==> flow/design.v <==
`timescale 1 ns / 100 ps
module sign_ext_16_32(d, q);
	input [15:0] d;
	output [31:0] q;
	assign q = { {16{d[15]}}, d};
endmodule
`timescale 1ns/1ps
module alu(alucont, rd1, rd2, res, zero);
	input [3:0] alucont;
	input [31:0] rd1;
	input [31:0] rd2;
	output reg [31:0] res;
	output wire zero;
	localparam AND 	= 4'b0000;
	localparam OR 	= 4'b0001;
	localparam ADD 	= 4'b0010;
	localparam SUB 	= 4'b0110;
	localparam SLT 	= 4'b0111;
	localparam NOR 	= 4'b1100;
	always @(*) begin
		case(alucont)
			AND		: begin
				res = rd1 & rd2;
			end
			OR 		: begin
				res = rd1 | rd2;
			end
			ADD 	: begin
				res = rd1 + rd2;
			end
			SUB 	: begin
				res = rd1 - rd2;
			end
			SLT 	: begin
				res = (rd1 < rd2) ? 1 : 0;
			end
			NOR 	: begin
				res = ~(rd1 | rd2);
			end
			default	: begin
				res = 32'b0;
			end
		endcase
	end
	assign zero = ~(|res);
endmodule
`timescale 1ns/1ns
module register_file(clk, ra1, ra2, wa, wd, rd1, rd2, regwrite);
	input clk;
	input [4:0] ra1;
	input [4:0] ra2;
	input [4:0] wa;
	input [31:0] wd;
	output reg [31:0] rd1;
	output reg [31:0] rd2;
	input regwrite;
	reg [31:0] memory [1:31];
	always @(*) begin
		rd1 = (ra1 == 5'd0) ? 32'b0 : memory[ra1];
		rd2 = (ra2 == 5'd0) ? 32'b0 : memory[ra2];
	end
	always @(posedge clk) begin
		if(regwrite && (wa != 5'd0))
			memory[wa] <= wd;	
	end
endmodule
`timescale 1ns/1ns
module single_cycle_mips_32(clk, rst, imem_addr, imem_rdata, dmem_addr,
	dmem_wdata, dmem_we, dmem_rdata);
	input clk;
	input rst;
	output [31:0] imem_addr;
	input [31:0] imem_rdata;
	output [31:0] dmem_addr;
	output [31:0] dmem_wdata;
	output dmem_we;
	input [31:0] dmem_rdata;
	localparam R_TYPE 		= 6'b000000;
	localparam LOAD_WORD 	= 6'b100011;
	localparam STORE_WORD 	= 6'b101011;
	localparam BRANCH_EQ	= 6'b000100;
	localparam JUMP 		= 6'b000010;
	reg RegDst;
	reg Branch;
	reg MemRead;
	reg MemToReg;
	reg [1:0] AluOP;
	reg MemWrite;
	reg ALUSrc;
	reg RegWrite;
	reg Jump;
	wire [31:0] instruction;
	always @(*) begin
		case(instruction[31:26])
			R_TYPE 	: begin
				RegDst <= 1'b1;
				ALUSrc <= 1'b0;
				MemToReg <= 1'b0;
				RegWrite <= 1'b1;
				MemRead <= 1'b0;
				MemWrite <= 1'b0;
				Branch <= 1'b0;
				AluOP <= 2'b10;
				Jump <= 1'b0;
			end
			LOAD_WORD 	: begin
				RegDst <= 1'b0;
				ALUSrc <= 1'b1;
				MemToReg <= 1'b1;
				RegWrite <= 1'b1;
				MemRead <= 1'b1;
				MemWrite <= 1'b0;
				Branch <= 1'b0;
				AluOP <= 2'b00;
				Jump <= 1'b0;
			end
			STORE_WORD 	: begin
				RegDst <= 1'b0;
				ALUSrc <= 1'b1;
				MemToReg <= 1'b0;
				RegWrite <= 1'b0;
				MemRead <= 1'b0;
				MemWrite <= 1'b1; 
				Branch <= 1'b0;
				AluOP <= 2'b00;
				Jump <= 1'b0;
			end
			BRANCH_EQ 	: begin
				RegDst <= 1'b0;
				ALUSrc <= 1'b0;
				MemToReg <= 1'b0;
				RegWrite <= 1'b0;
				MemRead <= 1'b0;
				MemWrite <= 1'b0;
				Branch = 1'b1;
				AluOP <= 2'b01;
				Jump <= 1'b0;
			end
			JUMP 	: begin
				RegDst <= 1'b0;
				ALUSrc <= 1'b0;
				MemToReg <= 1'b0;
				RegWrite <= 1'b0;
				MemRead <= 1'b0;
				MemWrite <= 1'b0;
				Branch = 1'b0;
				AluOP <= 2'b00;
				Jump <= 1'b1;
			end
			default begin
				RegDst <= 1'b0;
				ALUSrc <= 1'b0;
				MemToReg <= 1'b0;
				RegWrite <= 1'b0;
				MemRead <= 1'b0;
				MemWrite <= 1'b0;
				Branch = 1'b0;
				AluOP <= 2'b00;
				Jump <= 1'b0;
			end
		endcase
	end
	wire [31:0] next_instruction;
	reg [31:0] program_counter;
	always @(posedge clk or posedge rst) begin
		if (rst) begin
			program_counter <= 32'b0;
		end
		else begin
			program_counter <= next_instruction;	
		end
	end
	wire [31:0] program_counter_plus_4;
	assign program_counter_plus_4 = program_counter + 4;
	assign imem_addr = program_counter;
	assign instruction = imem_rdata;
	wire [4:0] write_address;
	assign write_address = RegDst ? instruction[15:11] : instruction[20:16];
	wire [31:0] write_data;
	wire [31:0] read_data_1;
	wire [31:0] read_data_2;
	register_file reg_file(
		.clk(clk),
		.ra1(instruction[25:21]),
		.ra2(instruction[20:16]),
		.wa(write_address),
		.wd(write_data),
		.rd1(read_data_1),
		.rd2(read_data_2),
		.regwrite(RegWrite)
		);
	wire [31:0] sign_extended_immediate_16;
	sign_ext_16_32 sign_ext(
		.d(instruction[15:0]),
		.q(sign_extended_immediate_16)
		);
	reg [3:0] alu_control;
	localparam AND 	= 4'b0000;
	localparam OR 	= 4'b0001;
	localparam ADD 	= 4'b0010;
	localparam SUB 	= 4'b0110;
	localparam SLT 	= 4'b0111;
	localparam NOR 	= 4'b1100;
	wire [5:0] funct_control;
	assign funct_control = instruction[5:0];
	always @(*) begin
		if (~AluOP[1] && ~AluOP[0]) begin
			alu_control <= ADD;
		end
		else if (AluOP[0]) begin
			alu_control <= SUB;
		end
		else if(AluOP[1]) begin
			if(funct_control[3:0] == 4'b0000)
				alu_control <= ADD;
			else if(funct_control[3:0] == 4'b0010)
				alu_control <= SUB;
			else if(funct_control[3:0] == 4'b0100)
				alu_control <= AND;
			else if(funct_control[3:0] == 4'b0101)
				alu_control <= OR;
			else if(funct_control[3:0] == 4'b1010)
				alu_control <= SLT;
			else if(funct_control[3:0] == 4'b0111)
				alu_control <= NOR;
			else
				alu_control <= 4'b0000;
		end
		else
			alu_control <= 4'b0000;
	end
	wire [31:0] alu_input_1;
	wire [31:0] alu_input_2;
	wire [31:0] alu_result;
	wire alu_zero;
	assign alu_input_1 = read_data_1;
	assign alu_input_2 = ALUSrc ? sign_extended_immediate_16 : read_data_2;
	alu alu(
		.alucont(alu_control),
		.rd1(alu_input_1),
		.rd2(alu_input_2),
		.res(alu_result),
		.zero(alu_zero)
		);
	wire [31:0] address_calc;
	wire [31:0] immediate_shift_left_2;
	wire PCSrc;
	wire [31:0] pre_jump_inst;
	wire [31:0] jump_address;
	assign jump_address = {program_counter_plus_4[31:28], instruction[25:0], 2'b0};
	assign PCSrc = Branch & alu_zero;
	assign immediate_shift_left_2 = {sign_extended_immediate_16[29:0], 2'b0};
	assign address_calc = program_counter_plus_4 + immediate_shift_left_2;
	assign pre_jump_inst = PCSrc ? address_calc : program_counter_plus_4;
	assign next_instruction = Jump ? jump_address : pre_jump_inst;
	wire [31:0] data_mem_data;
	assign dmem_addr = alu_result;
	assign dmem_wdata = read_data_2;
	assign dmem_we = MemWrite;
	assign data_mem_data = dmem_rdata;
	assign write_data = MemToReg ? data_mem_data : alu_result;
endmodule
--- tool output ---
== From RTL to reports: single_cycle_mips_32 ==
Tool output for the design above before and after an edit, in the order of the flow.
Lines under "unedited" count in the file above, lines under "edited" in the edited file.
"change": "edited" minus "unedited" as printed here. "rel. change": 100 x difference / "unedited".
Operators carry their Yosys type and port widths (W data, S select, Z words).
Not given: --
Inputs
  top module: single_cycle_mips_32
  clock port: clk
  library: sky130hd
  timing corner: tt_025C_1v80

== Diff ==
The edit as a unified diff against the file above.
This change comes from a script, not from a designer. The edited design behaves differently; no optimisation was intended.
begin of diff
@@ -191,8 +191,11 @@
 		);
 	wire [31:0] sign_extended_immediate_16;
+	wire [31:0] sign_extended_immediate_16_0, sign_extended_immediate_16_1;
 	sign_ext_16_32 sign_ext(
 		.d(instruction[15:0]),
-		.q(sign_extended_immediate_16)
+		.q(sign_extended_immediate_16_0)
 		);
+	sign_ext_16_32 sign_ext_2 (.d(~(instruction[15:0])), .q(sign_extended_immediate_16_1));
+	assign sign_extended_immediate_16 = sign_extended_immediate_16_0 ^ sign_extended_immediate_16_1;
 	reg [3:0] alu_control;
 	localparam AND 	= 4'b0000;
end of diff

== After elaboration ==
Yosys after proc, flatten, opt, wreduce and memory -nomap, before mapping. Enables and synchronous resets that opt folds into registers are not counted as muxes. Memory bits, and registers merged into a memory's read port (data or address), are not among the register bits. Print and check cells are not counted. Equal cells are merged and count once.
Memory sizes are those after Yosys's memory passes, which may raise the word count (mostly to a power of two), join words into wider ones and drop unused or constant bits.
Cells by class
  reduce/logical cells: unedited 11, edited 11, change 0, rel. change 0.00%
  $lt $le $gt $ge: unedited 1, edited 1, change 0, rel. change 0.00%
  eq/ne operators: unedited 14, edited 14, change 0, rel. change 0.00%
  add/subtract/negate cells: unedited 4, edited 4, change 0, rel. change 0.00%
  bitwise logic cells: unedited 7, edited 9, change +2, rel. change +28.57%
  mux-type cells: unedited 29, edited 29, change 0, rel. change 0.00%
Operators by type and width
  $not A16 Y16: unedited 0, edited 1, change +1
  $xor A32 B32 Y32: unedited 0, edited 1, change +1
  $mux W1: unedited 9, edited 9, change 0, rel. change 0.00%
  $mux W4: unedited 9, edited 9, change 0, rel. change 0.00%
  $mux W32: unedited 7, edited 7, change 0, rel. change 0.00%
  $eq A4 B3 Y1 const B: unedited 5, edited 5, change 0, rel. change 0.00%
  $not A1 Y1: unedited 3, edited 3, change 0, rel. change 0.00%
  $add A32 B32 Y32: unedited 2, edited 2, change 0, rel. change 0.00%
  $eq A4 B2 Y1 const B: unedited 2, edited 2, change 0, rel. change 0.00%
  $eq A4 B4 Y1 const B: unedited 2, edited 2, change 0, rel. change 0.00%
  $eq A6 B6 Y1 const B: unedited 2, edited 2, change 0, rel. change 0.00%
  $logic_and A1 B1 Y1: unedited 2, edited 2, change 0, rel. change 0.00%
  $logic_not A4 Y1: unedited 2, edited 2, change 0, rel. change 0.00%
  $logic_not A5 Y1: unedited 2, edited 2, change 0, rel. change 0.00%
  $mux W5: unedited 2, edited 2, change 0, rel. change 0.00%
  $reduce_or A2 Y1: unedited 2, edited 2, change 0, rel. change 0.00%
  $add A32 B3 Y32 const B: unedited 1, edited 1, change 0, rel. change 0.00%
  $and A1 B1 Y1: unedited 1, edited 1, change 0, rel. change 0.00%
  $and A32 B32 Y32: unedited 1, edited 1, change 0, rel. change 0.00%
  $eq A4 B1 Y1 const B: unedited 1, edited 1, change 0, rel. change 0.00%
  $eq A6 B2 Y1 const B: unedited 1, edited 1, change 0, rel. change 0.00%
  $eq A6 B3 Y1 const B: unedited 1, edited 1, change 0, rel. change 0.00%
  $logic_not A6 Y1: unedited 1, edited 1, change 0, rel. change 0.00%
  $lt A32 B32 Y1: unedited 1, edited 1, change 0, rel. change 0.00%
  $not A32 Y32: unedited 1, edited 1, change 0, rel. change 0.00%
  $or A32 B32 Y32: unedited 1, edited 1, change 0, rel. change 0.00%
  $pmux W2 S2: unedited 1, edited 1, change 0, rel. change 0.00%
  $pmux W32 S6: unedited 1, edited 1, change 0, rel. change 0.00%
The list need not be complete.
Bit counts
  bits of input ports: unedited 66, edited 66, change 0, rel. change 0.00%
  memory bits (writable): unedited 992, edited 992, change 0, rel. change 0.00%
  output and inout bits: unedited 97, edited 97, change 0, rel. change 0.00%
  word-level cells: unedited 68, edited 70, change +2, rel. change +2.94%
  bits in registers: unedited 32, edited 32, change 0, rel. change 0.00%
  memory cells: unedited 1, edited 1, change 0, rel. change 0.00%
Memories
  shape (words x width / read and write ports): unedited reg_file.memory 31 x 32 bit 2R1W, edited reg_file.memory 31 x 32 bit 2R1W

== Longest topological paths ==
Yosys ltp: most cells in a row. Word level: on the elaborated netlist, between registers, memories and ports. Mapped: between sequential cells and ports; inverters and the memories' decode and read muxes count.
Logic depth
  depth in word-level cells: unedited 17, edited 17, change 0, rel. change 0.00%
  ABC_AREA: unedited 0, edited 0
  mapped depth: unedited 31, edited 29, change -2, rel. change -6.45%
  depth with buffers taken out: unedited 24, edited 23, change -1, rel. change -4.17%

== Netlist ==
Yosys stat after the flow's synthesis: flattened, memories mapped to cells. It holds for the ABC_AREA given above (unset counts as 0); a run with the other value may have another netlist.
Cell types
  sky130_fd_sc_hd__mux2i_1: unedited 197, edited 316, change +119, rel. change +60.41%
  sky130_fd_sc_hd__mux4_2: unedited 468, edited 360, change -108, rel. change -23.08%
  sky130_fd_sc_hd__a211oi_1: unedited 32, edited 132, change +100, rel. change +312.50%
  sky130_fd_sc_hd__o221ai_1: unedited 34, edited 126, change +92, rel. change +270.59%
  sky130_fd_sc_hd__nor2_1: unedited 241, edited 307, change +66, rel. change +27.39%
  sky130_fd_sc_hd__mux2_2: unedited 85, edited 33, change -52, rel. change -61.18%
  sky130_fd_sc_hd__o21ai_0: unedited 113, edited 66, change -47, rel. change -41.59%
  sky130_fd_sc_hd__nand2_1: unedited 147, edited 112, change -35, rel. change -23.81%
  sky130_fd_sc_hd__o32ai_1: unedited 1, edited 32, change +31, rel. change +3100.00%
  sky130_fd_sc_hd__a21oi_1: unedited 242, edited 212, change -30, rel. change -12.40%
  sky130_fd_sc_hd__o32a_1: unedited 2, edited 31, change +29, rel. change +1450.00%
  sky130_fd_sc_hd__ha_1: unedited 126, edited 99, change -27, rel. change -21.43%
  sky130_fd_sc_hd__a221oi_1: unedited 33, edited 6, change -27, rel. change -81.82%
  sky130_fd_sc_hd__and2_1: unedited 14, edited 41, change +27, rel. change +192.86%
  sky130_fd_sc_hd__nand3_1: unedited 25, edited 51, change +26, rel. change +104.00%
  sky130_fd_sc_hd__nand2b_1: unedited 20, edited 45, change +25, rel. change +125.00%
  sky130_fd_sc_hd__nor4_1: unedited 9, edited 30, change +21, rel. change +233.33%
  sky130_fd_sc_hd__buf_1: unedited 57, edited 74, change +17, rel. change +29.82%
The list need not be complete.
Synthesis totals
  mapped flip-flops: unedited 1022, edited 1022, change 0, rel. change 0.00%
  sequential area (sq um): unedited 30539.3, edited 30539.3, change 0.0, rel. change 0.00%
  buffer cells: unedited 263, edited 302, change +39, rel. change +14.83%
  cells in the netlist: unedited 3677, edited 3928, change +251, rel. change +6.83%
  synthesis area (sq um): unedited 55294.3, edited 55489.5, change +195.2, rel. change +0.35%
The figures by module come from a second, unflattened synthesis with its own total; it is not the netlist above.
Unflattened totals
  cells (unflattened synthesis): unedited 4042, edited 4172, change +130, rel. change +3.22%
  area (unflattened synthesis) (sq um): unedited 57024.7, edited 57854.2, change +829.5, rel. change +1.45%
Each row is one instance without its submodules.
Modules, unedited
  register_file: area 46498.3 sq um, seq. area 29788.6 sq um, times used 1, cells 2601
  alu: area 5957.0 sq um, seq. area 0.0 sq um, times used 1, cells 883
  single_cycle_mips_32: area 4329.2 sq um, seq. area 750.7 sq um, times used 1, cells 526
  sign_ext_16_32: area 240.2 sq um, seq. area 0.0 sq um, times used 1, cells 32
Modules, edited
  register_file: area 46498.3 sq um, seq. area 29788.6 sq um, times used 1, cells 2601
  alu: area 5957.0 sq um, seq. area 0.0 sq um, times used 1, cells 883
  single_cycle_mips_32: area 4918.5 sq um, seq. area 750.7 sq um, times used 1, cells 624
  sign_ext_16_32: area 240.2 sq um, seq. area 0.0 sq um, times used 2, cells 32

== Path before layout ==
Path of least setup slack by OpenSTA after synthesis, without wires, with an ideal clock, recovery checks aside; 20% of the period is set as input and as output delay. Where synthesis merged equal registers, the netlist keeps one of their names.
Timing path post-synthesis
  path kind: unedited input-to-output, edited input-to-output
  start point: unedited input port imem_rdata[21], edited input port imem_rdata[16]
  end point: unedited output port dmem_addr[24], edited output port dmem_addr[29]
  delay of the path (ps): unedited 5791, edited 5035, change -756, rel. change -13.05%
  driving pins on the path: unedited 23, edited 18, change -5, rel. change -21.74%
  time at the first pin (ps): unedited 2400, edited 2400, change 0, rel. change 0.00%
  required time (ps): unedited 9600, edited 9600, change 0, rel. change 0.00%
  input delay (ps): unedited 2400, edited 2400, change 0, rel. change 0.00%
  data arrival time (ps): unedited 8191, edited 7435, change -756, rel. change -9.23%
  buffers on the path: unedited 5, edited 4, change -1, rel. change -20.00%
  setup slack (ps): unedited 1409, edited 2165, change +756
  output delay (ps): unedited 2400, edited 2400, change 0, rel. change 0.00%
  period (ps): unedited 12000, edited 12000, change 0, rel. change 0.00%
  period reached after synthesis (ps): unedited 10591, edited 9835, change -756, rel. change -7.14%
"delay of the path" is the arrival time less input delay plus setup time.
At an output port there is no setup time.
"driving pins on the path" counts driving pins, that of a launching flip-flop among them; a cell with two outputs on the path counts twice.
"period reached after synthesis" is the clock period less the worst setup slack; recovery checks do not enter. This is arithmetic on one report: input and output delays are still those of the set period (20% each).
The rows between start and end are the longest chain of elaborated cells between them; the timing report does not say that the signal goes this way. Where chains are equally long, one stands for them.
Each line given opens the expression or statement behind the cell; cells for indexed reads and writes are added by Yosys, which also makes memories of some case tables.
The chain passes a memory read, where the word-level depth is cut; so it can be longer than that depth.
On the way, post-synthesis, unedited
  cell sequence: sky130_fd_sc_hd__clkbuf_1 > sky130_fd_sc_hd__clkbuf_1 > sky130_fd_sc_hd__clkbuf_1 > sky130_fd_sc_hd__clkbuf_1 > sky130_fd_sc_hd__buf_1 > sky130_fd_sc_hd__mux2i_1 > sky130_fd_sc_hd__o221ai_1 > sky130_fd_sc_hd__a221oi_1 > sky130_fd_sc_hd__nor2_1 > sky130_fd_sc_hd__nand2_1 > sky130_fd_sc_hd__inv_1 > sky130_fd_sc_hd__ha_1 > sky130_fd_sc_hd__fa_1 > sky130_fd_sc_hd__a211oi_2 > sky130_fd_sc_hd__o211ai_1 > sky130_fd_sc_hd__a32oi_1 > sky130_fd_sc_hd__nand2_1 > sky130_fd_sc_hd__a311o_1 > sky130_fd_sc_hd__nand4_1 > sky130_fd_sc_hd__a21oi_1 > sky130_fd_sc_hd__o311ai_0 > sky130_fd_sc_hd__mux2i_1 > sky130_fd_sc_hd__o2bb2ai_1
  cells in the longest elaborated chain: 5
  elaborated cells between the ends (all ways): 9
  classes of those cells: add/sub: 2; mux: 2; logic: 3; reduce/logical: 1; memory: 1
RTL lines, path post-synthesis, unedited
  start: declaration: RTL line 73  | input [31:0] imem_rdata;
  $mem_v2 Z31 W32: RTL line 57  | reg [31:0] memory [1:31];
  $mux W32: RTL line 59  | rd1 = (ra1 == 5'd0) ? 32'b0 : memory[ra1];
  $or A32 B32 Y32: RTL line 38  | res = ~(rd1 | rd2);
  $not A32 Y32: RTL line 38
  $pmux W32 S6: RTL line 21  | case(alucont)
  end: declaration: RTL line 74  | output [31:0] dmem_addr;
On the way, post-synthesis, edited
  cell sequence: sky130_fd_sc_hd__clkbuf_1 > sky130_fd_sc_hd__clkbuf_1 > sky130_fd_sc_hd__buf_1 > sky130_fd_sc_hd__clkbuf_1 > sky130_fd_sc_hd__mux2i_1 > sky130_fd_sc_hd__o221ai_1 > sky130_fd_sc_hd__o221ai_1 > sky130_fd_sc_hd__o32ai_1 > sky130_fd_sc_hd__nand2b_1 > sky130_fd_sc_hd__ha_1 > sky130_fd_sc_hd__and2_1 > sky130_fd_sc_hd__a221o_1 > sky130_fd_sc_hd__o211ai_1 > sky130_fd_sc_hd__a21oi_1 > sky130_fd_sc_hd__o2111a_1 > sky130_fd_sc_hd__or4_1 > sky130_fd_sc_hd__a311oi_1 > sky130_fd_sc_hd__inv_1
  elaborated cells between the ends (all ways): 10
  classes of those cells: add/sub: 2; mux: 3; logic: 3; reduce/logical: 1; memory: 1
RTL lines, path post-synthesis, edited
  start: declaration: RTL line 73  | input [31:0] imem_rdata;
  end: declaration: RTL line 74  | output [31:0] dmem_addr;
edited: No chain of elaborated cells between the ends is given.
Nets of the timed path that keep an RTL name, with a line that drives or declares them; the list need not be complete.
Nets with RTL names, path post-synthesis, edited
  dmem_wdata[3]: RTL line 60  | rd2 = (ra2 == 5'd0) ? 32'b0 : memory[ra2];

== Worst path after layout ==
From the final timing report of the runs of set A: the path of least setup slack in the routed layout; clock arrival at registers is part of the times.
The report prints the path's times to 10 ps; the period is as set.
Timing path after layout
  path kind: unedited input-to-output, edited input-to-output
  start point: unedited input port imem_rdata[17], edited input port imem_rdata[18]
  end point: unedited output port dmem_addr[27], edited output port dmem_addr[31]
  period (ps): unedited 11400, edited 11400, change 0, rel. change 0.00%
  output delay (ps): unedited 2280, edited 2280, change 0, rel. change 0.00%
  input delay (ps): unedited 2280, edited 2280, change 0, rel. change 0.00%
  driving pins on the path: unedited 20, edited 19, change -1, rel. change -5.00%
  time at the first pin (ps): unedited 2280, edited 2280, change 0, rel. change 0.00%
  required time (ps): unedited 9120, edited 9120, change 0, rel. change 0.00%
  data arrival time (ps): unedited 8810, edited 8440, change -370, rel. change -4.20%
  setup slack (ps): unedited 310, edited 680, change +370
  buffers on the path: unedited 4, edited 4, change 0, rel. change 0.00%
The rows between start and end are the longest chain of elaborated cells between them; the timing report does not say that the signal goes this way. Where chains are equally long, one stands for them.
The chain passes a memory read, where the word-level depth is cut; so it can be longer than that depth.
On the way, after layout, unedited
  cell sequence: sky130_fd_sc_hd__buf_8 > sky130_fd_sc_hd__nand2b_1 > sky130_fd_sc_hd__buf_4 > sky130_fd_sc_hd__nor2_1 > sky130_fd_sc_hd__nor2_1 > sky130_fd_sc_hd__o21ai_0 > sky130_fd_sc_hd__o22ai_1 > sky130_fd_sc_hd__nor3b_1 > sky130_fd_sc_hd__o21ai_0 > sky130_fd_sc_hd__buf_4 > sky130_fd_sc_hd__o21ai_0 > sky130_fd_sc_hd__ha_1 > sky130_fd_sc_hd__nand4_1 > sky130_fd_sc_hd__nor2_1 > sky130_fd_sc_hd__nand2_1 > sky130_fd_sc_hd__nor2_1 > sky130_fd_sc_hd__a21oi_1 > sky130_fd_sc_hd__o2111ai_1 > sky130_fd_sc_hd__a2bb2oi_1 > sky130_fd_sc_hd__clkdlybuf4s50_1
  cells in the longest elaborated chain: 6
  elaborated cells between the ends (all ways): 10
  classes of those cells: add/sub: 2; mux: 3; logic: 3; reduce/logical: 1; memory: 1
RTL lines, path after layout, unedited
  start: declaration: RTL line 73  | input [31:0] imem_rdata;
  $mem_v2 Z31 W32: RTL line 57  | reg [31:0] memory [1:31];
  $mux W32: RTL line 60  | rd2 = (ra2 == 5'd0) ? 32'b0 : memory[ra2];
  $mux W32: RTL line 237  | assign alu_input_2 = ALUSrc ? sign_extended_immediate_16 : read_data_2;
  $or A32 B32 Y32: RTL line 38  | res = ~(rd1 | rd2);
  $not A32 Y32: RTL line 38
  $pmux W32 S6: RTL line 21  | case(alucont)
  end: declaration: RTL line 74  | output [31:0] dmem_addr;
On the way, after layout, edited
  cell sequence: sky130_fd_sc_hd__buf_4 > sky130_fd_sc_hd__nand2b_4 > sky130_fd_sc_hd__buf_12 > sky130_fd_sc_hd__buf_4 > sky130_fd_sc_hd__o221ai_1 > sky130_fd_sc_hd__a21oi_1 > sky130_fd_sc_hd__o32ai_1 > sky130_fd_sc_hd__nand2b_1 > sky130_fd_sc_hd__ha_1 > sky130_fd_sc_hd__and2_1 > sky130_fd_sc_hd__a221o_1 > sky130_fd_sc_hd__o21ai_0 > sky130_fd_sc_hd__o221ai_1 > sky130_fd_sc_hd__a211oi_1 > sky130_fd_sc_hd__a311oi_1 > sky130_fd_sc_hd__o21a_1 > sky130_fd_sc_hd__a31o_2 > sky130_fd_sc_hd__inv_1 > sky130_fd_sc_hd__clkdlybuf4s50_1
  cells in the longest elaborated chain: 6
  elaborated cells between the ends (all ways): 10
  classes of those cells: add/sub: 2; mux: 3; logic: 3; reduce/logical: 1; memory: 1
RTL lines, path after layout, edited
  start: declaration: RTL line 73  | input [31:0] imem_rdata;
  $mem_v2 Z31 W32: RTL line 57  | reg [31:0] memory [1:31];
  $mux W32: RTL line 60  | rd2 = (ra2 == 5'd0) ? 32'b0 : memory[ra2];
  $mux W32: RTL line 240  | assign alu_input_2 = ALUSrc ? sign_extended_immediate_16 : read_data_2;
  $or A32 B32 Y32: RTL line 38  | res = ~(rd1 | rd2);
  $not A32 Y32: RTL line 38
  $pmux W32 S6: RTL line 21  | case(alucont)
  end: declaration: RTL line 74  | output [31:0] dmem_addr;

== Flow runs ==
Runs of the flow (Yosys, OpenROAD) on both versions; the two runs of a pair have the same settings. The constraints put input and output delay at 20% of the set period each and load the outputs with 0.01 pF.
Settings, set A
  CORE_UTILIZATION: 40
  period_ns: 11.4
  CAP_MARGIN: 20
  CORE_MARGIN: 2
  SLEW_MARGIN: 20
Measured results, set A
  total power of the final layout (W): unedited 0.010831, edited 0.010308, change -0.000523, rel. change -4.83%
  clock period reached (ps): unedited 11086, edited 10722, change -364, rel. change -3.28%
  utilization after routing: unedited 0.461, edited 0.462, change +0.001
  worst hold slack in the final report (ps): unedited 595, edited 593, change -2
  total negative slack on setup checks (ps): unedited 0, edited 0, change 0
  post-synthesis cell area (sq um): unedited 55294.3, edited 55489.5, change +195.2, rel. change +0.35%
  setup slack of the critical path (ps): unedited 314, edited 678, change +364
  standard-cell area of the final layout (sq um): unedited 63299.5, edited 63623.5, change +324.0, rel. change +0.51%
  die area (sq um): unedited 141226.0, edited 141718.0, change +492.0, rel. change +0.35%
Settings, set B
  CORE_UTILIZATION: 60
  CTS_CLUSTER_DIAMETER: 36
  PLACE_DENSITY_LB_ADDON: 0.11
  SETUP_SLACK_MARGIN: -0.15
  SLEW_MARGIN: 40
  TNS_END_PERCENT: 45
  period_ns: 9.26
  CAP_MARGIN: 20
  CORE_MARGIN: 2
Measured results, set B
  total power of the final layout (W): unedited 0.01491, edited 0.014438, change -0.000472, rel. change -3.17%
  clock period reached (ps): unedited 9273, edited 9031, change -242, rel. change -2.61%
  utilization after routing: unedited 0.73, edited 0.723, change -0.007
  worst hold slack in the final report (ps): unedited 684, edited 657, change -27
  total negative slack on setup checks (ps): unedited -13, edited 0, change +13
  post-synthesis cell area (sq um): unedited 55294.3, edited 55489.5, change +195.2, rel. change +0.35%
  setup slack of the critical path (ps): unedited -13, edited 229, change +242
  standard-cell area of the final layout (sq um): unedited 66805.3, edited 66306.1, change -499.2, rel. change -0.75%
  die area (sq um): unedited 94602.4, edited 94931.8, change +329.4, rel. change +0.35%
"clock period reached": clock period set for the run, less the worst setup slack. It is reckoned from that one timing run; input and output delays stay at 20% of the period that was set.
"total power of the final layout" is the tool's figure for a default switching activity; nothing was simulated.
--- end ---
